==> flow/design.v <==
module PE_16( 
  input         clock, 
  input  [7:0]  io_in_a, 
  input  [7:0] io_in_b, 
  input  [15:0] io_in_d, 
  output [7:0]  io_out_a,
  output [7:0] io_out_b, 
  output [15:0] io_out_c,
  input         io_in_control_propagate, 
  output        io_out_control_propagate 
);
  wire [7:0] _T_36;    
  wire [7:0] _T_37;    
  wire [15:0] _T_38;   
  wire [15:0] _T_39;   
  wire [15:0] _GEN_20; 
  wire [15:0] _T_40; 
  wire [15:0] _T_41; 
  wire [15:0] _T_78; 
  wire [15:0] _T_79; 
  wire [15:0] _GEN_1; 
  wire [15:0] _GEN_13; 
  wire  _T_99; 
  wire [18:0] _GEN_25; 
  assign _T_36 = io_in_b;  
  assign _T_37 = $signed(_T_36);
  assign _T_38 = $signed(_T_37) * $signed(io_in_a); 
  assign _GEN_20 = _T_38; 
  assign _T_40 = $signed(_GEN_20) + $signed(_T_39); 
  assign _T_41 = $signed(_T_40); 
  assign io_out_a = io_in_a; 											
  assign io_out_b = io_in_b; 											
  assign io_out_control_propagate = io_in_control_propagate;			
double_buffer uutDB(.clock(clock),.io_in_control_propagate(io_in_control_propagate),.io_in_d(io_in_d),.io_in_c(_T_41),.c_fb(_T_39),.c_out(io_out_c)
    );
endmodule
module double_buffer(
input clock,
input io_in_control_propagate, 
input [15:0]io_in_d, 
input [15:0]io_in_c, 
output [15:0] c_fb,  
output [15:0] c_out 
    );
reg [15:0] c1_s; 
reg [15:0] c2_s;
always @(posedge clock) 
begin
 if (io_in_control_propagate)
	  begin
        c1_s <= io_in_d;
      end 
 else 
      begin
        c1_s <= io_in_c;
      end
if (!io_in_control_propagate) 
	  begin
        c2_s <= io_in_d;
      end 
 else 
	  begin
        c2_s <= io_in_c;
	  end
end
assign c_fb =io_in_control_propagate?c2_s:c1_s;
assign c_out=!io_in_control_propagate?c2_s:c1_s;
endmodule
module Tile( 
  input         clock, 
  input  [7:0]  io_in_a_0, 
  input  [7:0] io_in_b_0, 
  input  [15:0] io_in_d_0, 
  input         io_in_control_0_propagate, 
  output [7:0]  io_out_a_0, 
  output [15:0] io_out_c_0, 
  output [7:0] io_out_b_0, 
  output        io_out_control_0_propagate
);
  wire  tile_0_0_clock; 
  wire [7:0] tile_0_0_io_in_a; 
  wire [7:0] tile_0_0_io_in_b;
  wire [15:0] tile_0_0_io_in_d;
  wire [7:0] tile_0_0_io_out_a;
  wire [7:0] tile_0_0_io_out_b; 
  wire [15:0] tile_0_0_io_out_c; 
  wire  tile_0_0_io_in_control_propagate; 
  wire  tile_0_0_io_out_control_propagate;
  PE_16 tile_0_0 ( 
    .clock(tile_0_0_clock),
    .io_in_a(tile_0_0_io_in_a),
    .io_in_b(tile_0_0_io_in_b),
    .io_in_d(tile_0_0_io_in_d),
    .io_out_a(tile_0_0_io_out_a),
    .io_out_b(tile_0_0_io_out_b),
    .io_out_c(tile_0_0_io_out_c),
    .io_in_control_propagate(tile_0_0_io_in_control_propagate),
    .io_out_control_propagate(tile_0_0_io_out_control_propagate)
  );
  assign io_out_a_0 = tile_0_0_io_out_a; 
  assign io_out_c_0 = tile_0_0_io_out_c; 
  assign io_out_b_0 = tile_0_0_io_out_b; 
  assign io_out_control_0_propagate = tile_0_0_io_out_control_propagate;
  assign tile_0_0_clock = clock;
  assign tile_0_0_io_in_a = io_in_a_0; 
  assign tile_0_0_io_in_b = io_in_b_0; 
  assign tile_0_0_io_in_d = io_in_d_0; 
  assign tile_0_0_io_in_control_propagate = io_in_control_0_propagate; 
 endmodule
module Mesh( 
  input         clock, 
  input  [7:0]  io_in_a_0_0, 
  input  [7:0]  io_in_a_1_0, 
  input  [7:0]  io_in_a_2_0, 
  input  [7:0]  io_in_a_3_0, 
  input  [7:0]  io_in_d_0_0, 
  input  [7:0]  io_in_d_1_0, 
  input  [7:0]  io_in_d_2_0, 
  input  [7:0]  io_in_d_3_0, 
  input  [15:0]  io_in_b_0_0, 
  input  [15:0]  io_in_b_1_0, 
  input  [15:0]  io_in_b_2_0, 
  input  [15:0]  io_in_b_3_0, 
  input         io_in_control_0_0_propagate, 
  input         io_in_control_1_0_propagate, 
  input         io_in_control_2_0_propagate, 
  input         io_in_control_3_0_propagate, 
  output reg [15:0] io_out_c_0_0, 
  output reg [15:0] io_out_c_1_0, 
  output reg [15:0] io_out_c_2_0, 
  output reg [15:0] io_out_c_3_0
 );
  wire  mesh_0_0_clock; 		  			
  wire [7:0] mesh_0_0_io_in_a_0;  			
  wire [7:0] mesh_0_0_io_in_b_0; 			
  wire [15:0] mesh_0_0_io_in_d_0; 			
  wire  mesh_0_0_io_in_control_0_propagate; 
  wire [7:0] mesh_0_0_io_out_a_0; 			
  wire [15:0] mesh_0_0_io_out_c_0;			
  wire [7:0] mesh_0_0_io_out_b_0;			
  wire  mesh_0_0_io_out_control_0_propagate;
  wire  mesh_0_1_clock; 
  wire [7:0] mesh_0_1_io_in_a_0; 
  wire [7:0] mesh_0_1_io_in_b_0;
  wire [15:0] mesh_0_1_io_in_d_0;
  wire  mesh_0_1_io_in_control_0_propagate; 
  wire [7:0] mesh_0_1_io_out_a_0; 
  wire [15:0] mesh_0_1_io_out_c_0;
  wire [7:0] mesh_0_1_io_out_b_0;
  wire  mesh_0_1_io_out_control_0_propagate; 
  wire  mesh_0_2_clock; 			
  wire [7:0] mesh_0_2_io_in_a_0; 	
  wire [7:0] mesh_0_2_io_in_b_0; 	
  wire [15:0] mesh_0_2_io_in_d_0; 	
  wire  mesh_0_2_io_in_control_0_propagate; 
  wire [7:0] mesh_0_2_io_out_a_0; 
  wire [15:0] mesh_0_2_io_out_c_0;
  wire [7:0] mesh_0_2_io_out_b_0;
  wire  mesh_0_2_io_out_control_0_propagate; 
  wire  mesh_0_3_clock; 		 
  wire [7:0] mesh_0_3_io_in_a_0; 
  wire [7:0] mesh_0_3_io_in_b_0;
  wire [15:0] mesh_0_3_io_in_d_0;
  wire  mesh_0_3_io_in_control_0_propagate; 
  wire [7:0] mesh_0_3_io_out_a_0; 
  wire [15:0] mesh_0_3_io_out_c_0;
  wire [7:0] mesh_0_3_io_out_b_0;
  wire  mesh_0_3_io_out_control_0_propagate; 
  wire  mesh_1_0_clock;
  wire [7:0] mesh_1_0_io_in_a_0; 
  wire [7:0] mesh_1_0_io_in_b_0;
  wire [15:0] mesh_1_0_io_in_d_0;
  wire  mesh_1_0_io_in_control_0_propagate; 
  wire [7:0] mesh_1_0_io_out_a_0; 
  wire [15:0] mesh_1_0_io_out_c_0;
  wire [7:0] mesh_1_0_io_out_b_0;
  wire  mesh_1_0_io_out_control_0_propagate;
  wire  mesh_1_1_clock; 		 
  wire [7:0] mesh_1_1_io_in_a_0; 
  wire [7:0] mesh_1_1_io_in_b_0;
  wire [15:0] mesh_1_1_io_in_d_0;
  wire  mesh_1_1_io_in_control_0_propagate; 
  wire [7:0] mesh_1_1_io_out_a_0; 			
  wire [15:0] mesh_1_1_io_out_c_0;			
  wire [7:0] mesh_1_1_io_out_b_0;			
  wire  mesh_1_1_io_out_control_0_propagate;
  wire  mesh_1_2_clock; 
  wire [7:0] mesh_1_2_io_in_a_0; 
  wire [7:0] mesh_1_2_io_in_b_0;
  wire [15:0] mesh_1_2_io_in_d_0;
  wire  mesh_1_2_io_in_control_0_propagate; 
  wire [7:0] mesh_1_2_io_out_a_0; 
  wire [15:0] mesh_1_2_io_out_c_0;
  wire [7:0] mesh_1_2_io_out_b_0;
  wire  mesh_1_2_io_out_control_0_propagate;
  wire  mesh_1_3_clock; 		 
  wire [7:0] mesh_1_3_io_in_a_0; 
  wire [7:0] mesh_1_3_io_in_b_0;
  wire [15:0] mesh_1_3_io_in_d_0;
  wire  mesh_1_3_io_in_control_0_propagate; 
  wire [7:0] mesh_1_3_io_out_a_0; 
  wire [15:0] mesh_1_3_io_out_c_0;
  wire [7:0] mesh_1_3_io_out_b_0;
  wire  mesh_1_3_io_out_control_0_propagate;
  wire  mesh_2_0_clock; 
  wire [7:0] mesh_2_0_io_in_a_0; 
  wire [7:0] mesh_2_0_io_in_b_0;
  wire [15:0] mesh_2_0_io_in_d_0;
  wire  mesh_2_0_io_in_control_0_propagate; 
  wire [7:0] mesh_2_0_io_out_a_0; 			
  wire [15:0] mesh_2_0_io_out_c_0;			
  wire [7:0] mesh_2_0_io_out_b_0;			
  wire  mesh_2_0_io_out_control_0_propagate;
  wire  mesh_2_1_clock;						
  wire [7:0] mesh_2_1_io_in_a_0; 			
  wire [7:0] mesh_2_1_io_in_b_0;			
  wire [15:0] mesh_2_1_io_in_d_0;			
  wire  mesh_2_1_io_in_control_0_propagate; 
  wire [7:0] mesh_2_1_io_out_a_0; 			
  wire [15:0] mesh_2_1_io_out_c_0;			
  wire [7:0] mesh_2_1_io_out_b_0;			
  wire  mesh_2_1_io_out_control_0_propagate;
  wire  mesh_2_2_clock; 		 			
  wire [7:0] mesh_2_2_io_in_a_0; 			
  wire [7:0] mesh_2_2_io_in_b_0;			
  wire [15:0] mesh_2_2_io_in_d_0;			
  wire  mesh_2_2_io_in_control_0_propagate; 
  wire [7:0] mesh_2_2_io_out_a_0; 			
  wire [15:0] mesh_2_2_io_out_c_0;			
  wire [7:0] mesh_2_2_io_out_b_0;			
  wire  mesh_2_2_io_out_control_0_propagate;
  wire  mesh_2_3_clock; 		 			
  wire [7:0] mesh_2_3_io_in_a_0; 			
  wire [7:0] mesh_2_3_io_in_b_0;			
  wire [15:0] mesh_2_3_io_in_d_0;			
  wire  mesh_2_3_io_in_control_0_propagate; 
  wire [7:0] mesh_2_3_io_out_a_0; 			
  wire [15:0] mesh_2_3_io_out_c_0;			
  wire [7:0] mesh_2_3_io_out_b_0;			
  wire  mesh_2_3_io_out_control_0_propagate;
  wire  mesh_3_0_clock;			 
  wire [7:0] mesh_3_0_io_in_a_0; 
  wire [7:0] mesh_3_0_io_in_b_0;
  wire [15:0] mesh_3_0_io_in_d_0;
  wire  mesh_3_0_io_in_control_0_propagate; 
  wire [7:0] mesh_3_0_io_out_a_0; 
  wire [15:0] mesh_3_0_io_out_c_0;
  wire [7:0] mesh_3_0_io_out_b_0;
  wire  mesh_3_0_io_out_control_0_propagate;
  wire  mesh_3_1_clock; 		 
  wire [7:0] mesh_3_1_io_in_a_0; 
  wire [7:0] mesh_3_1_io_in_b_0;
  wire [15:0] mesh_3_1_io_in_d_0;
  wire  mesh_3_1_io_in_control_0_propagate; 
  wire [7:0] mesh_3_1_io_out_a_0; 
  wire [15:0] mesh_3_1_io_out_c_0;
  wire [7:0] mesh_3_1_io_out_b_0;
  wire  mesh_3_1_io_out_control_0_propagate;
  wire  mesh_3_2_clock; 
  wire [7:0] mesh_3_2_io_in_a_0; 
  wire [7:0] mesh_3_2_io_in_b_0;
  wire [15:0] mesh_3_2_io_in_d_0;
  wire  mesh_3_2_io_in_control_0_propagate; 
  wire [7:0] mesh_3_2_io_out_a_0; 
  wire [15:0] mesh_3_2_io_out_c_0;
  wire [7:0] mesh_3_2_io_out_b_0;
  wire  mesh_3_2_io_out_control_0_propagate;
  wire  mesh_3_3_clock;
  wire [7:0] mesh_3_3_io_in_a_0; 
  wire [7:0] mesh_3_3_io_in_b_0;
  wire [15:0] mesh_3_3_io_in_d_0;
  wire  mesh_3_3_io_in_control_0_propagate; 
  wire [7:0] mesh_3_3_io_out_a_0; 
  wire [15:0] mesh_3_3_io_out_c_0;
  wire [7:0] mesh_3_3_io_out_b_0;
  wire  mesh_3_3_io_out_control_0_propagate;
  reg [7:0] _T_1_0; 
  reg [7:0] _T_2_0; 
  reg [7:0] _T_3_0; 
  reg [7:0] _T_4_0; 
  reg [7:0] _T_10_0;
  reg [7:0] _T_11_0;
  reg [7:0] _T_12_0; 
  reg [7:0] _T_13_0; 
  reg [7:0] _T_19_0; 
  reg [7:0] _T_20_0; 
  reg [7:0] _T_21_0; 
  reg [7:0] _T_22_0; 
  reg [7:0] _T_28_0;  
  reg [7:0] _T_29_0;  
  reg [7:0] _T_30_0;  
  reg [7:0] _T_31_0;  
  reg [7:0]  _T_74_0;
  reg [7:0]  _T_75_0; 
  reg [7:0]  _T_76_0; 
  reg [7:0]  _T_77_0; 
  reg [7:0]  _T_84_0;
  reg [7:0]  _T_85_0; 
  reg [7:0]  _T_86_0; 
  reg [7:0]  _T_87_0; 
  reg [7:0]  _T_94_0; 
  reg [7:0]  _T_95_0; 
  reg [7:0]  _T_96_0; 
  reg [7:0]  _T_97_0; 
  reg [7:0]  _T_98_0; 
  reg [7:0]  _T_99_0; 
  reg [7:0]  _T_100_0;
  reg [7:0]  _T_101_0; 
  reg [7:0]  _T_104_0; 
  reg [7:0]  _T_105_0; 
  reg [7:0]  _T_106_0; 
  reg [7:0]  _T_107_0; 
  reg [15:0] _T_154_0;
  reg [15:0] _T_155_0; 
  reg [15:0] _T_156_0; 
  reg [15:0] _T_157_0; 
  reg [15:0] _T_164_0; 
  reg [15:0] _T_165_0;
  reg [15:0] _T_166_0;
  reg [15:0] _T_167_0;
  reg [15:0] _T_174_0; 
  reg [15:0] _T_175_0;
  reg [15:0] _T_176_0;
  reg [15:0] _T_177_0;
  reg [15:0] _T_184_0; 
  reg [15:0] _T_185_0;
  reg [15:0] _T_186_0;
  reg [15:0] _T_187_0;
  reg  _T_236; 
  reg  _T_239; 
  reg  _T_242; 
  reg  _T_245; 
  reg  _T_262; 
  reg  _T_265; 
  reg  _T_268; 
  reg  _T_271; 
  reg  _T_288; 
  reg  _T_291; 
  reg  _T_294; 
  reg  _T_297; 
  reg  _T_314; 
  reg  _T_317; 
  reg  _T_320; 
  reg  _T_323; 
  Tile mesh_0_0 ( 
    .clock(mesh_0_0_clock),
    .io_in_a_0(mesh_0_0_io_in_a_0),
    .io_in_b_0(mesh_0_0_io_in_b_0),
    .io_in_d_0(mesh_0_0_io_in_d_0),
    .io_in_control_0_propagate(mesh_0_0_io_in_control_0_propagate),
    .io_out_a_0(mesh_0_0_io_out_a_0),
    .io_out_c_0(mesh_0_0_io_out_c_0),
    .io_out_b_0(mesh_0_0_io_out_b_0),
    .io_out_control_0_propagate(mesh_0_0_io_out_control_0_propagate)
  );
  Tile mesh_0_1 ( 
    .clock(mesh_0_1_clock),
    .io_in_a_0(mesh_0_1_io_in_a_0),
    .io_in_b_0(mesh_0_1_io_in_b_0),
    .io_in_d_0(mesh_0_1_io_in_d_0),
    .io_in_control_0_propagate(mesh_0_1_io_in_control_0_propagate),
    .io_out_a_0(mesh_0_1_io_out_a_0),
    .io_out_c_0(mesh_0_1_io_out_c_0),
    .io_out_b_0(mesh_0_1_io_out_b_0),
    .io_out_control_0_propagate(mesh_0_1_io_out_control_0_propagate)
  );
  Tile mesh_0_2 ( 
    .clock(mesh_0_2_clock),
    .io_in_a_0(mesh_0_2_io_in_a_0),
    .io_in_b_0(mesh_0_2_io_in_b_0),
    .io_in_d_0(mesh_0_2_io_in_d_0),
    .io_in_control_0_propagate(mesh_0_2_io_in_control_0_propagate),
    .io_out_a_0(mesh_0_2_io_out_a_0),
    .io_out_c_0(mesh_0_2_io_out_c_0),
    .io_out_b_0(mesh_0_2_io_out_b_0),
    .io_out_control_0_propagate(mesh_0_2_io_out_control_0_propagate)
  );
  Tile mesh_0_3 (
    .clock(mesh_0_3_clock),
    .io_in_a_0(mesh_0_3_io_in_a_0),
    .io_in_b_0(mesh_0_3_io_in_b_0),
    .io_in_d_0(mesh_0_3_io_in_d_0),
    .io_in_control_0_propagate(mesh_0_3_io_in_control_0_propagate),
    .io_out_a_0(mesh_0_3_io_out_a_0),
    .io_out_c_0(mesh_0_3_io_out_c_0),
    .io_out_b_0(mesh_0_3_io_out_b_0),
    .io_out_control_0_propagate(mesh_0_3_io_out_control_0_propagate)
  );
   Tile mesh_1_0 ( 
    .clock(mesh_1_0_clock),
    .io_in_a_0(mesh_1_0_io_in_a_0),
    .io_in_b_0(mesh_1_0_io_in_b_0),
    .io_in_d_0(mesh_1_0_io_in_d_0),
    .io_in_control_0_propagate(mesh_1_0_io_in_control_0_propagate),
    .io_out_a_0(mesh_1_0_io_out_a_0),
    .io_out_c_0(mesh_1_0_io_out_c_0),
    .io_out_b_0(mesh_1_0_io_out_b_0),
    .io_out_control_0_propagate(mesh_1_0_io_out_control_0_propagate)
  );
  Tile mesh_1_1 ( 
    .clock(mesh_1_1_clock),
    .io_in_a_0(mesh_1_1_io_in_a_0),
    .io_in_b_0(mesh_1_1_io_in_b_0),
    .io_in_d_0(mesh_1_1_io_in_d_0),
    .io_in_control_0_propagate(mesh_1_1_io_in_control_0_propagate),
    .io_out_a_0(mesh_1_1_io_out_a_0),
    .io_out_c_0(mesh_1_1_io_out_c_0),
    .io_out_b_0(mesh_1_1_io_out_b_0),
    .io_out_control_0_propagate(mesh_1_1_io_out_control_0_propagate)
     );
  Tile mesh_1_2 ( 
    .clock(mesh_1_2_clock),
    .io_in_a_0(mesh_1_2_io_in_a_0),
    .io_in_b_0(mesh_1_2_io_in_b_0),
    .io_in_d_0(mesh_1_2_io_in_d_0),
    .io_in_control_0_propagate(mesh_1_2_io_in_control_0_propagate),
    .io_out_a_0(mesh_1_2_io_out_a_0),
    .io_out_c_0(mesh_1_2_io_out_c_0),
    .io_out_b_0(mesh_1_2_io_out_b_0),
    .io_out_control_0_propagate(mesh_1_2_io_out_control_0_propagate)
      );
  Tile mesh_1_3 ( 
    .clock(mesh_1_3_clock),
    .io_in_a_0(mesh_1_3_io_in_a_0),
    .io_in_b_0(mesh_1_3_io_in_b_0),
    .io_in_d_0(mesh_1_3_io_in_d_0),
    .io_in_control_0_propagate(mesh_1_3_io_in_control_0_propagate),
    .io_out_a_0(mesh_1_3_io_out_a_0),
    .io_out_c_0(mesh_1_3_io_out_c_0),
    .io_out_b_0(mesh_1_3_io_out_b_0),
    .io_out_control_0_propagate(mesh_1_3_io_out_control_0_propagate)
      );
   Tile mesh_2_0 ( 
    .clock(mesh_2_0_clock),
    .io_in_a_0(mesh_2_0_io_in_a_0),
    .io_in_b_0(mesh_2_0_io_in_b_0),
    .io_in_d_0(mesh_2_0_io_in_d_0),
    .io_in_control_0_propagate(mesh_2_0_io_in_control_0_propagate),
    .io_out_a_0(mesh_2_0_io_out_a_0),
    .io_out_c_0(mesh_2_0_io_out_c_0),
    .io_out_b_0(mesh_2_0_io_out_b_0),
    .io_out_control_0_propagate(mesh_2_0_io_out_control_0_propagate)
     );
  Tile mesh_2_1 ( 
    .clock(mesh_2_1_clock),
    .io_in_a_0(mesh_2_1_io_in_a_0),
    .io_in_b_0(mesh_2_1_io_in_b_0),
    .io_in_d_0(mesh_2_1_io_in_d_0),
    .io_in_control_0_propagate(mesh_2_1_io_in_control_0_propagate),
    .io_out_a_0(mesh_2_1_io_out_a_0),
    .io_out_c_0(mesh_2_1_io_out_c_0),
    .io_out_b_0(mesh_2_1_io_out_b_0),
    .io_out_control_0_propagate(mesh_2_1_io_out_control_0_propagate)
     );
  Tile mesh_2_2 (
    .clock(mesh_2_2_clock),
    .io_in_a_0(mesh_2_2_io_in_a_0),
    .io_in_b_0(mesh_2_2_io_in_b_0),
    .io_in_d_0(mesh_2_2_io_in_d_0),
    .io_in_control_0_propagate(mesh_2_2_io_in_control_0_propagate),
    .io_out_a_0(mesh_2_2_io_out_a_0),
    .io_out_c_0(mesh_2_2_io_out_c_0),
    .io_out_b_0(mesh_2_2_io_out_b_0),
    .io_out_control_0_propagate(mesh_2_2_io_out_control_0_propagate)
     );
  Tile mesh_2_3 ( 
    .clock(mesh_2_3_clock),
    .io_in_a_0(mesh_2_3_io_in_a_0),
    .io_in_b_0(mesh_2_3_io_in_b_0),
    .io_in_d_0(mesh_2_3_io_in_d_0),
    .io_in_control_0_propagate(mesh_2_3_io_in_control_0_propagate),
    .io_out_a_0(mesh_2_3_io_out_a_0),
    .io_out_c_0(mesh_2_3_io_out_c_0),
    .io_out_b_0(mesh_2_3_io_out_b_0),
    .io_out_control_0_propagate(mesh_2_3_io_out_control_0_propagate)
     );
    Tile mesh_3_0 ( 
    .clock(mesh_3_0_clock),
    .io_in_a_0(mesh_3_0_io_in_a_0),
    .io_in_b_0(mesh_3_0_io_in_b_0),
    .io_in_d_0(mesh_3_0_io_in_d_0),
    .io_in_control_0_propagate(mesh_3_0_io_in_control_0_propagate),
    .io_out_a_0(mesh_3_0_io_out_a_0),
    .io_out_c_0(mesh_3_0_io_out_c_0),
    .io_out_b_0(mesh_3_0_io_out_b_0),
    .io_out_control_0_propagate(mesh_3_0_io_out_control_0_propagate)
  );
  Tile mesh_3_1 ( 
    .clock(mesh_3_1_clock),
    .io_in_a_0(mesh_3_1_io_in_a_0),
    .io_in_b_0(mesh_3_1_io_in_b_0),
    .io_in_d_0(mesh_3_1_io_in_d_0),
    .io_in_control_0_propagate(mesh_3_1_io_in_control_0_propagate),
    .io_out_a_0(mesh_3_1_io_out_a_0),
    .io_out_c_0(mesh_3_1_io_out_c_0),
    .io_out_b_0(mesh_3_1_io_out_b_0),
    .io_out_control_0_propagate(mesh_3_1_io_out_control_0_propagate)
  );
  Tile mesh_3_2 ( 
    .clock(mesh_3_2_clock),
    .io_in_a_0(mesh_3_2_io_in_a_0),
    .io_in_b_0(mesh_3_2_io_in_b_0),
    .io_in_d_0(mesh_3_2_io_in_d_0),
    .io_in_control_0_propagate(mesh_3_2_io_in_control_0_propagate),
    .io_out_a_0(mesh_3_2_io_out_a_0),
    .io_out_c_0(mesh_3_2_io_out_c_0),
    .io_out_b_0(mesh_3_2_io_out_b_0),
    .io_out_control_0_propagate(mesh_3_2_io_out_control_0_propagate)
  );
  Tile mesh_3_3 ( 
    .clock(mesh_3_3_clock),
    .io_in_a_0(mesh_3_3_io_in_a_0),
    .io_in_b_0(mesh_3_3_io_in_b_0),
    .io_in_d_0(mesh_3_3_io_in_d_0),
    .io_in_control_0_propagate(mesh_3_3_io_in_control_0_propagate),
    .io_out_a_0(mesh_3_3_io_out_a_0),
    .io_out_c_0(mesh_3_3_io_out_c_0),
    .io_out_b_0(mesh_3_3_io_out_b_0),
    .io_out_control_0_propagate(mesh_3_3_io_out_control_0_propagate)
   );
always @(posedge clock) begin
  io_out_c_0_0 <= mesh_3_0_io_out_c_0; 
  io_out_c_1_0 <= mesh_3_1_io_out_c_0; 
  io_out_c_2_0 <= mesh_3_2_io_out_c_0; 
  io_out_c_3_0 <= mesh_3_3_io_out_c_0; 
end
  assign mesh_0_0_clock = clock; 	  
  assign mesh_0_0_io_in_a_0 = _T_1_0; 
  assign mesh_0_0_io_in_b_0 = _T_74_0;
  assign mesh_0_0_io_in_d_0 = _T_154_0; 
  assign mesh_0_0_io_in_control_0_propagate = _T_236; 
  assign mesh_0_1_clock = clock; 		
  assign mesh_0_1_io_in_a_0 = _T_2_0; 	
  assign mesh_0_1_io_in_b_0 = _T_84_0; 
  assign mesh_0_1_io_in_d_0 = _T_164_0;
  assign mesh_0_1_io_in_control_0_propagate = _T_262; 
  assign mesh_0_2_clock = clock; 		
  assign mesh_0_2_io_in_a_0 = _T_3_0; 	
  assign mesh_0_2_io_in_b_0 = _T_94_0; 
  assign mesh_0_2_io_in_d_0 = _T_174_0;
  assign mesh_0_2_io_in_control_0_propagate = _T_288; 
  assign mesh_0_3_clock = clock; 		
  assign mesh_0_3_io_in_a_0 = _T_4_0; 	
  assign mesh_0_3_io_in_b_0 = _T_104_0;
  assign mesh_0_3_io_in_d_0 = _T_184_0;
  assign mesh_0_3_io_in_control_0_propagate = _T_314; 
  assign mesh_1_0_clock = clock; 		
  assign mesh_1_0_io_in_a_0 = _T_10_0; 	
  assign mesh_1_0_io_in_b_0 = _T_75_0; 	
  assign mesh_1_0_io_in_d_0 = _T_155_0; 
  assign mesh_1_0_io_in_control_0_propagate = _T_239; 
  assign mesh_1_1_clock = clock; 		
  assign mesh_1_1_io_in_a_0 = _T_11_0; 
  assign mesh_1_1_io_in_b_0 = _T_85_0; 
  assign mesh_1_1_io_in_d_0 = _T_165_0;
  assign mesh_1_1_io_in_control_0_propagate = _T_265; 
  assign mesh_1_2_clock = clock; 		
  assign mesh_1_2_io_in_a_0 = _T_12_0; 
  assign mesh_1_2_io_in_b_0 = _T_95_0; 
  assign mesh_1_2_io_in_d_0 = _T_175_0;
  assign mesh_1_2_io_in_control_0_propagate = _T_291; 
  assign mesh_1_3_clock = clock; 		
  assign mesh_1_3_io_in_a_0 = _T_13_0; 
  assign mesh_1_3_io_in_b_0 = _T_105_0;
  assign mesh_1_3_io_in_d_0 = _T_185_0;
  assign mesh_1_3_io_in_control_0_propagate = _T_317; 
  assign mesh_2_0_clock = clock; 		
  assign mesh_2_0_io_in_a_0 = _T_19_0; 
  assign mesh_2_0_io_in_b_0 = _T_76_0; 
  assign mesh_2_0_io_in_d_0 = _T_156_0;
  assign mesh_2_0_io_in_control_0_propagate = _T_242; 
  assign mesh_2_1_clock = clock; 		
  assign mesh_2_1_io_in_a_0 = _T_20_0; 
  assign mesh_2_1_io_in_b_0 = _T_86_0; 
  assign mesh_2_1_io_in_d_0 = _T_166_0;
  assign mesh_2_1_io_in_control_0_propagate = _T_268; 
  assign mesh_2_2_clock = clock; 		
  assign mesh_2_2_io_in_a_0 = _T_21_0; 
  assign mesh_2_2_io_in_b_0 = _T_96_0; 
  assign mesh_2_2_io_in_d_0 = _T_176_0;
  assign mesh_2_2_io_in_control_0_propagate = _T_294; 
  assign mesh_2_3_clock = clock; 		
  assign mesh_2_3_io_in_a_0 = _T_22_0; 
  assign mesh_2_3_io_in_b_0 = _T_106_0;
  assign mesh_2_3_io_in_d_0 = _T_186_0;
  assign mesh_2_3_io_in_control_0_propagate = _T_320; 
  assign mesh_3_0_clock = clock; 		
  assign mesh_3_0_io_in_a_0 = _T_28_0; 
  assign mesh_3_0_io_in_b_0 = _T_77_0; 
  assign mesh_3_0_io_in_d_0 = _T_157_0;
  assign mesh_3_0_io_in_control_0_propagate = _T_245; 
  assign mesh_3_1_clock = clock; 		
  assign mesh_3_1_io_in_a_0 = _T_29_0; 
  assign mesh_3_1_io_in_b_0 = _T_87_0; 
  assign mesh_3_1_io_in_d_0 = _T_167_0;
  assign mesh_3_1_io_in_control_0_propagate = _T_271; 
  assign mesh_3_2_clock = clock; 		
  assign mesh_3_2_io_in_a_0 = _T_30_0; 
  assign mesh_3_2_io_in_b_0 = _T_97_0; 
  assign mesh_3_2_io_in_d_0 = _T_177_0;
  assign mesh_3_2_io_in_control_0_propagate = _T_297; 
  assign mesh_3_3_clock = clock; 		
  assign mesh_3_3_io_in_a_0 = _T_31_0; 
  assign mesh_3_3_io_in_b_0 = _T_107_0;
  assign mesh_3_3_io_in_d_0 = _T_187_0;
  assign mesh_3_3_io_in_control_0_propagate = _T_323; 
  always @(posedge clock) begin
    _T_1_0 <= io_in_a_0_0;
    _T_2_0 <= mesh_0_0_io_out_a_0;
    _T_3_0 <= mesh_0_1_io_out_a_0;
    _T_4_0 <= mesh_0_2_io_out_a_0;
    _T_10_0 <= io_in_a_1_0;
    _T_11_0 <= mesh_1_0_io_out_a_0;
    _T_12_0 <= mesh_1_1_io_out_a_0;
    _T_13_0 <= mesh_1_2_io_out_a_0;
    _T_19_0 <= io_in_a_2_0;
    _T_20_0 <= mesh_2_0_io_out_a_0;
    _T_21_0 <= mesh_2_1_io_out_a_0;
    _T_22_0 <= mesh_2_2_io_out_a_0;
    _T_28_0 <= io_in_a_3_0;;
    _T_29_0 <= mesh_3_0_io_out_a_0;
    _T_30_0 <= mesh_3_1_io_out_a_0;
    _T_31_0 <= mesh_3_2_io_out_a_0;
    _T_74_0 <= io_in_d_0_0;
    _T_75_0 <= mesh_0_0_io_out_b_0;
    _T_76_0 <= mesh_1_0_io_out_b_0;
    _T_77_0 <= mesh_2_0_io_out_b_0;
    _T_84_0 <= io_in_d_1_0;
    _T_85_0 <= mesh_0_1_io_out_b_0;
    _T_86_0 <= mesh_1_1_io_out_b_0;
    _T_87_0 <= mesh_2_1_io_out_b_0;
    _T_94_0 <=  io_in_d_2_0;
    _T_95_0 <= mesh_0_2_io_out_b_0;
    _T_96_0 <= mesh_1_2_io_out_b_0;
    _T_97_0 <= mesh_2_2_io_out_b_0;
    _T_104_0 <= io_in_d_3_0;
    _T_105_0 <= mesh_0_3_io_out_b_0;
    _T_106_0 <= mesh_1_3_io_out_b_0;
    _T_107_0 <= mesh_2_3_io_out_b_0;
    _T_154_0 <= io_in_b_0_0;
    _T_155_0 <= mesh_0_0_io_out_c_0;
    _T_156_0 <= mesh_1_0_io_out_c_0;
    _T_157_0 <= mesh_2_0_io_out_c_0;
    _T_164_0 <= io_in_b_1_0;
    _T_165_0 <= mesh_0_1_io_out_c_0;
    _T_166_0 <= mesh_1_1_io_out_c_0;
    _T_167_0 <= mesh_2_1_io_out_c_0;
    _T_174_0 <= io_in_b_2_0;
    _T_175_0 <= mesh_0_2_io_out_c_0;
    _T_176_0 <= mesh_1_2_io_out_c_0;
    _T_177_0 <= mesh_2_2_io_out_c_0;
    _T_184_0 <= io_in_b_3_0;
    _T_185_0 <= mesh_0_3_io_out_c_0;
    _T_186_0 <= mesh_1_3_io_out_c_0;
    _T_187_0 <= mesh_2_3_io_out_c_0;
    _T_236 <= io_in_control_0_0_propagate;
    _T_239 <= mesh_0_0_io_out_control_0_propagate;
    _T_242 <= mesh_1_0_io_out_control_0_propagate;
    _T_245 <= mesh_2_0_io_out_control_0_propagate;
	_T_262 <=io_in_control_1_0_propagate;
    _T_265 <= mesh_0_1_io_out_control_0_propagate;
    _T_268 <= mesh_1_1_io_out_control_0_propagate;
    _T_271 <= mesh_2_1_io_out_control_0_propagate;
    _T_288 <=  io_in_control_2_0_propagate;
    _T_291 <= mesh_0_2_io_out_control_0_propagate;
    _T_294 <= mesh_1_2_io_out_control_0_propagate;
    _T_297 <= mesh_2_2_io_out_control_0_propagate;
    _T_314 <= io_in_control_3_0_propagate;
    _T_317 <= mesh_0_3_io_out_control_0_propagate;
    _T_320 <= mesh_1_3_io_out_control_0_propagate;
    _T_323 <= mesh_2_3_io_out_control_0_propagate;
  end
endmodule
### Reports on Mesh

Tool output for the design above, in the order of the flow.
Line numbers count from 1 in the design file above.
Library cell names are shortened.
A cell with - has no value.

* top: Mesh
* clock input: clock
* standard-cell library: sky130hd
* corner: tt_025C_1v80

### Word level

Yosys after proc, flatten, opt, wreduce and memory -nomap, before mapping. Enables and synchronous resets that opt folds into registers are not counted as muxes. Memory bits, and registers merged into a memory's read port (data or address), are not among the register bits. Print and check cells are not counted. Equal cells are merged and count once.

* add/subtract/negate cells: 16
* $mul: 16
* muxes and demuxes: 64

Operator list (count)
* multiplier 8 x 8 -> 16 bit: 16
* 2-to-1 mux 16 bit: 64
* adder 16 bit: 16

* register bits after elaboration: 1104
* input port bits: 133
* word-level cells: 196
* output and inout port bits: 64

### Depth

Yosys ltp: most cells in a row. Word level: on the elaborated netlist, between registers, memories and ports. Mapped: between sequential cells and ports; inverters and the memories' decode and read muxes count.

* depth in word-level cells: 3
* ABC_AREA: 1
* gate-level depth with buffers: 24
* gate-level depth less buffers: 23

### After synthesis

Yosys stat after the flow's synthesis: flattened, memories mapped to cells. It holds for the ABC_AREA given above (unset counts as 0); a run with the other value may have another netlist.
Totals and module areas in this step are rounded.

* cell area after synthesis: 83600 µm²
* sequential area: 22100 µm²
* buffers: 464
* mapped cells: 10231
* flip-flops: 1104

Cells by type
* fa_1: count 1136, total area 2.27E+04 µm²
* dfxtp_1: count 1104, total area 2.21E+04 µm²
* nand2_1: count 2647, total area 9.94E+03 µm²
* inv_1: count 2227, total area 8.36E+03 µm²
* ha_1: count 592, total area 7.41E+03 µm²
* o21ai_0: count 990, total area 4.95E+03 µm²
* nand3_1: count 321, total area 1.61E+03 µm²
* clkbuf_1: count 397, total area 1.49E+03 µm²
* xnor2_1: count 134, total area 1.17E+03 µm²
* xor2_1: count 95, total area 832.048 µm²
* nor2_1: count 203, total area 761.981 µm²
* a21oi_1: count 92, total area 460.442 µm²
* nand3b_1: count 26, total area 195.187 µm²
* a31oi_1: count 31, total area 193.936 µm²
* nand4_1: count 29, total area 181.424 µm²
* buf_2: count 36, total area 180.173 µm²
* nor3_1: count 30, total area 150.144 µm²
* o21bai_1: count 17, total area 127.622 µm²

Other cell types: 16; their cells: 124.

### Timing after synthesis

Source: OpenSTA report_checks on the synthesized netlist (no wires, ideal clock, input and output delay 20% of the period each), path of least setup slack; recovery checks are left aside. Register names are those of the netlist, which keeps one name where synthesis merged equal registers.

* kind: reg2reg
* start: reg _T_320
* end: reg mesh_2_3.tile_0_0.uutDB.c2_s[14]
* stages on the path: 20
* path delay: 4.735 ns
* data arrival time: 4.606 ns
* library setup time: 0.129 ns
* time at the first pin: 0.000 ns
* path slack: 0.465 ns
* buffers on the path: 2
* clock period: 5.2 ns
* required time: 5.071 ns
* period reached after synthesis: 4.735 ns

"path delay" is the arrival time less input delay plus setup time.
"stages on the path" counts driving pins, that of a launching flip-flop among them; a cell with two outputs on the path counts twice.
"period reached after synthesis" = period - worst setup slack (recovery checks aside). The figure is calculated, with input and output delays left at 20% of the set period.
Between the ends stands the longest chain of elaborated cells between them, by number of cells; it is not shown to be the way that was timed. Of several equally long chains one is given.
Each line given opens the expression or statement behind the cell; cells for indexed reads and writes are added by Yosys, which also makes memories of some case tables.

* cells stage by stage: dfxtp_1 buf_2 clkbuf_1 o21ai_0 fa_1 inv_1 fa_1 inv_1 fa_1 inv_1 fa_1 fa_1 ha_1 a21oi_1 o21ai_0 nand2_1 nand4_1 or2_2 nand3_1 o21ai_0
* length of the longest elaborated chain: 3
* elaborated cells between the ends (all ways): 3
* source lines of those cells: 3
* classes of those cells: add/sub: 1; mux: 2

RTL lines, path after synthesis
* start, declared: line 343 `reg  _T_320;`
* start, assigned: line 670 `_T_320 <= mesh_1_3_io_out_control_0_propagate;`
* 2-to-1 mux 16 bit: line 66 `assign c_fb =io_in_control_propagate?c2_s:c1_s;`
* adder 16 bit: line 29 `assign _T_40 = $signed(_GEN_20) + $signed(_T_39);`
* 2-to-1 mux 16 bit: line 57 `if (!io_in_control_propagate)`
* end, assigned: line 59 `c2_s <= io_in_d;`
* end, assigned: line 63 `c2_s <= io_in_c;`
* end, declared: line 46 `reg [15:0] c2_s;`

### Worst path after layout

From the final timing report of job 1: the path of least setup slack in the routed layout; clock arrival at registers is part of the times.

* kind: reg2reg
* start: reg _T_11_0[7]
* end: reg mesh_1_1.tile_0_0.uutDB.c1_s[12]
* path slack: 0.26 ns
* clock period: 5.17 ns
* required time: 5.87 ns
* stages on the path: 19
* time at the first pin: 0.72 ns
* buffers on the path: 0
* data arrival time: 5.61 ns
* library setup time: 0.03 ns

Between the ends stands the longest chain of elaborated cells between them, by number of cells; it is not shown to be the way that was timed. Of several equally long chains one is given.

* cells stage by stage: dfxtp_1 clkinv_1 or2_2 fa_1 fa_1 inv_1 fa_1 fa_1 fa_1 ha_4 nand3_1 nand2_1 nand3_1 nand2_1 nand3_1 nand2_1 xor2_2 nand2_1 nand2_1
* length of the longest elaborated chain: 3
* elaborated cells between the ends (all ways): 3
* source lines of those cells: 3
* classes of those cells: add/sub: 1; mul: 1; mux: 1

RTL lines, path post-layout
* start, declared: line 282 `reg [7:0] _T_11_0;`
* start, assigned: line 613 `_T_11_0 <= mesh_1_0_io_out_a_0;`
* multiplier 8 x 8 -> 16 bit: line 27 `assign _T_38 = $signed(_T_37) * $signed(io_in_a);`
* adder 16 bit: line 29 `assign _T_40 = $signed(_GEN_20) + $signed(_T_39);`
* 2-to-1 mux 16 bit: line 49 `if (io_in_control_propagate)`
* end, assigned: line 51 `c1_s <= io_in_d;`
* end, assigned: line 55 `c1_s <= io_in_c;`
* end, declared: line 45 `reg [15:0] c1_s;`

Lab notebook: Mesh

Record of 5 stored runs of the RTL-to-layout flow on Mesh, platform sky130hd. The runs are unordered. Constraints: input delay and output delay 20% of the set period each, output load 0.01 pF.
"achieved clock period" means the clock period less the worst setup slack. The figure is calculated, with input and output delays left at 20% of the set period.
The results are shown rounded.

### Job 1

Settings: `ABC_AREA=1`, `CAP_MARGIN=30`, `CELL_PAD_IN_SITES_GLOBAL_PLACEMENT=2`, `CORE_UTILIZATION=50`, `CTS_CLUSTER_DIAMETER=218`, `CTS_CLUSTER_SIZE=69`, `GPL_TIMING_DRIVEN=0`, `PLACE_DENSITY_LB_ADDON=0.22`, `SLEW_MARGIN=35`, `period_ns=5.17`, `CORE_MARGIN=2`

- Worst hold slack in the final report: 0.327 ns
- Mapped cell area after synthesis: 83,600 µm²
- Standard-cell area after layout: 89,800 µm²
- Setup TNS: 0.000 ns
- Achieved clock period: 4.912 ns
- Area of the die: 170,000 µm²
- Lowest setup slack: 0.258 ns

### Job 2

Settings: `CORE_UTILIZATION=40`, `PLACE_DENSITY=0.6`, `SETUP_SLACK_MARGIN=1.5`, `period_ns=5.07`, `CAP_MARGIN=20`, `CORE_MARGIN=2`, `SLEW_MARGIN=20`

- Worst hold slack in the final report: 0.381 ns
- Mapped cell area after synthesis: 79,900 µm²
- Standard-cell area after layout: 103,000 µm²
- Setup TNS: 0.000 ns
- Achieved clock period: 4.676 ns
- Area of the die: 203,000 µm²
- Lowest setup slack: 0.394 ns

### Job 3

Settings: `CORE_UTILIZATION=40`, `PLACE_DENSITY=0.6`, `period_ns=5.2`, `CAP_MARGIN=20`, `CORE_MARGIN=2`, `SLEW_MARGIN=20`

- Worst hold slack in the final report: 0.401 ns
- Mapped cell area after synthesis: 79,900 µm²
- Standard-cell area after layout: 90,600 µm²
- Setup TNS: 0.000 ns
- Achieved clock period: 5.015 ns
- Area of the die: 203,000 µm²
- Lowest setup slack: 0.185 ns

### Job 4

Settings: `ABC_AREA=1`, `CELL_PAD_IN_SITES_DETAIL_PLACEMENT=2`, `CELL_PAD_IN_SITES_GLOBAL_PLACEMENT=1`, `HOLD_SLACK_MARGIN=0.18`, `MAX_ROUTING_LAYER=met4`, `SLEW_MARGIN=30`, `period_ns=5.2`, `CAP_MARGIN=20`, `CORE_MARGIN=2`, `CORE_UTILIZATION=40`

- Worst hold slack in the final report: 0.360 ns
- Mapped cell area after synthesis: 83,600 µm²
- Standard-cell area after layout: 93,900 µm²
- Setup TNS: 0.000 ns
- Achieved clock period: 4.964 ns
- Area of the die: 213,000 µm²
- Lowest setup slack: 0.236 ns

### Job 5

Settings: `CELL_PAD_IN_SITES_GLOBAL_PLACEMENT=2`, `CORE_UTILIZATION=57`, `CTS_CLUSTER_DIAMETER=64`, `CTS_CLUSTER_SIZE=49`, `GPL_TIMING_DRIVEN=0`, `PLACE_DENSITY=0.6`, `SLEW_MARGIN=30`, `period_ns=5.2`, `CAP_MARGIN=20`, `CORE_MARGIN=2`

- Worst hold slack in the final report: 0.352 ns
- Mapped cell area after synthesis: 79,900 µm²
- Standard-cell area after layout: 89,500 µm²
- Setup TNS: 0.000 ns
- Achieved clock period: 5.054 ns
- Area of the die: 143,000 µm²
- Lowest setup slack: 0.146 ns
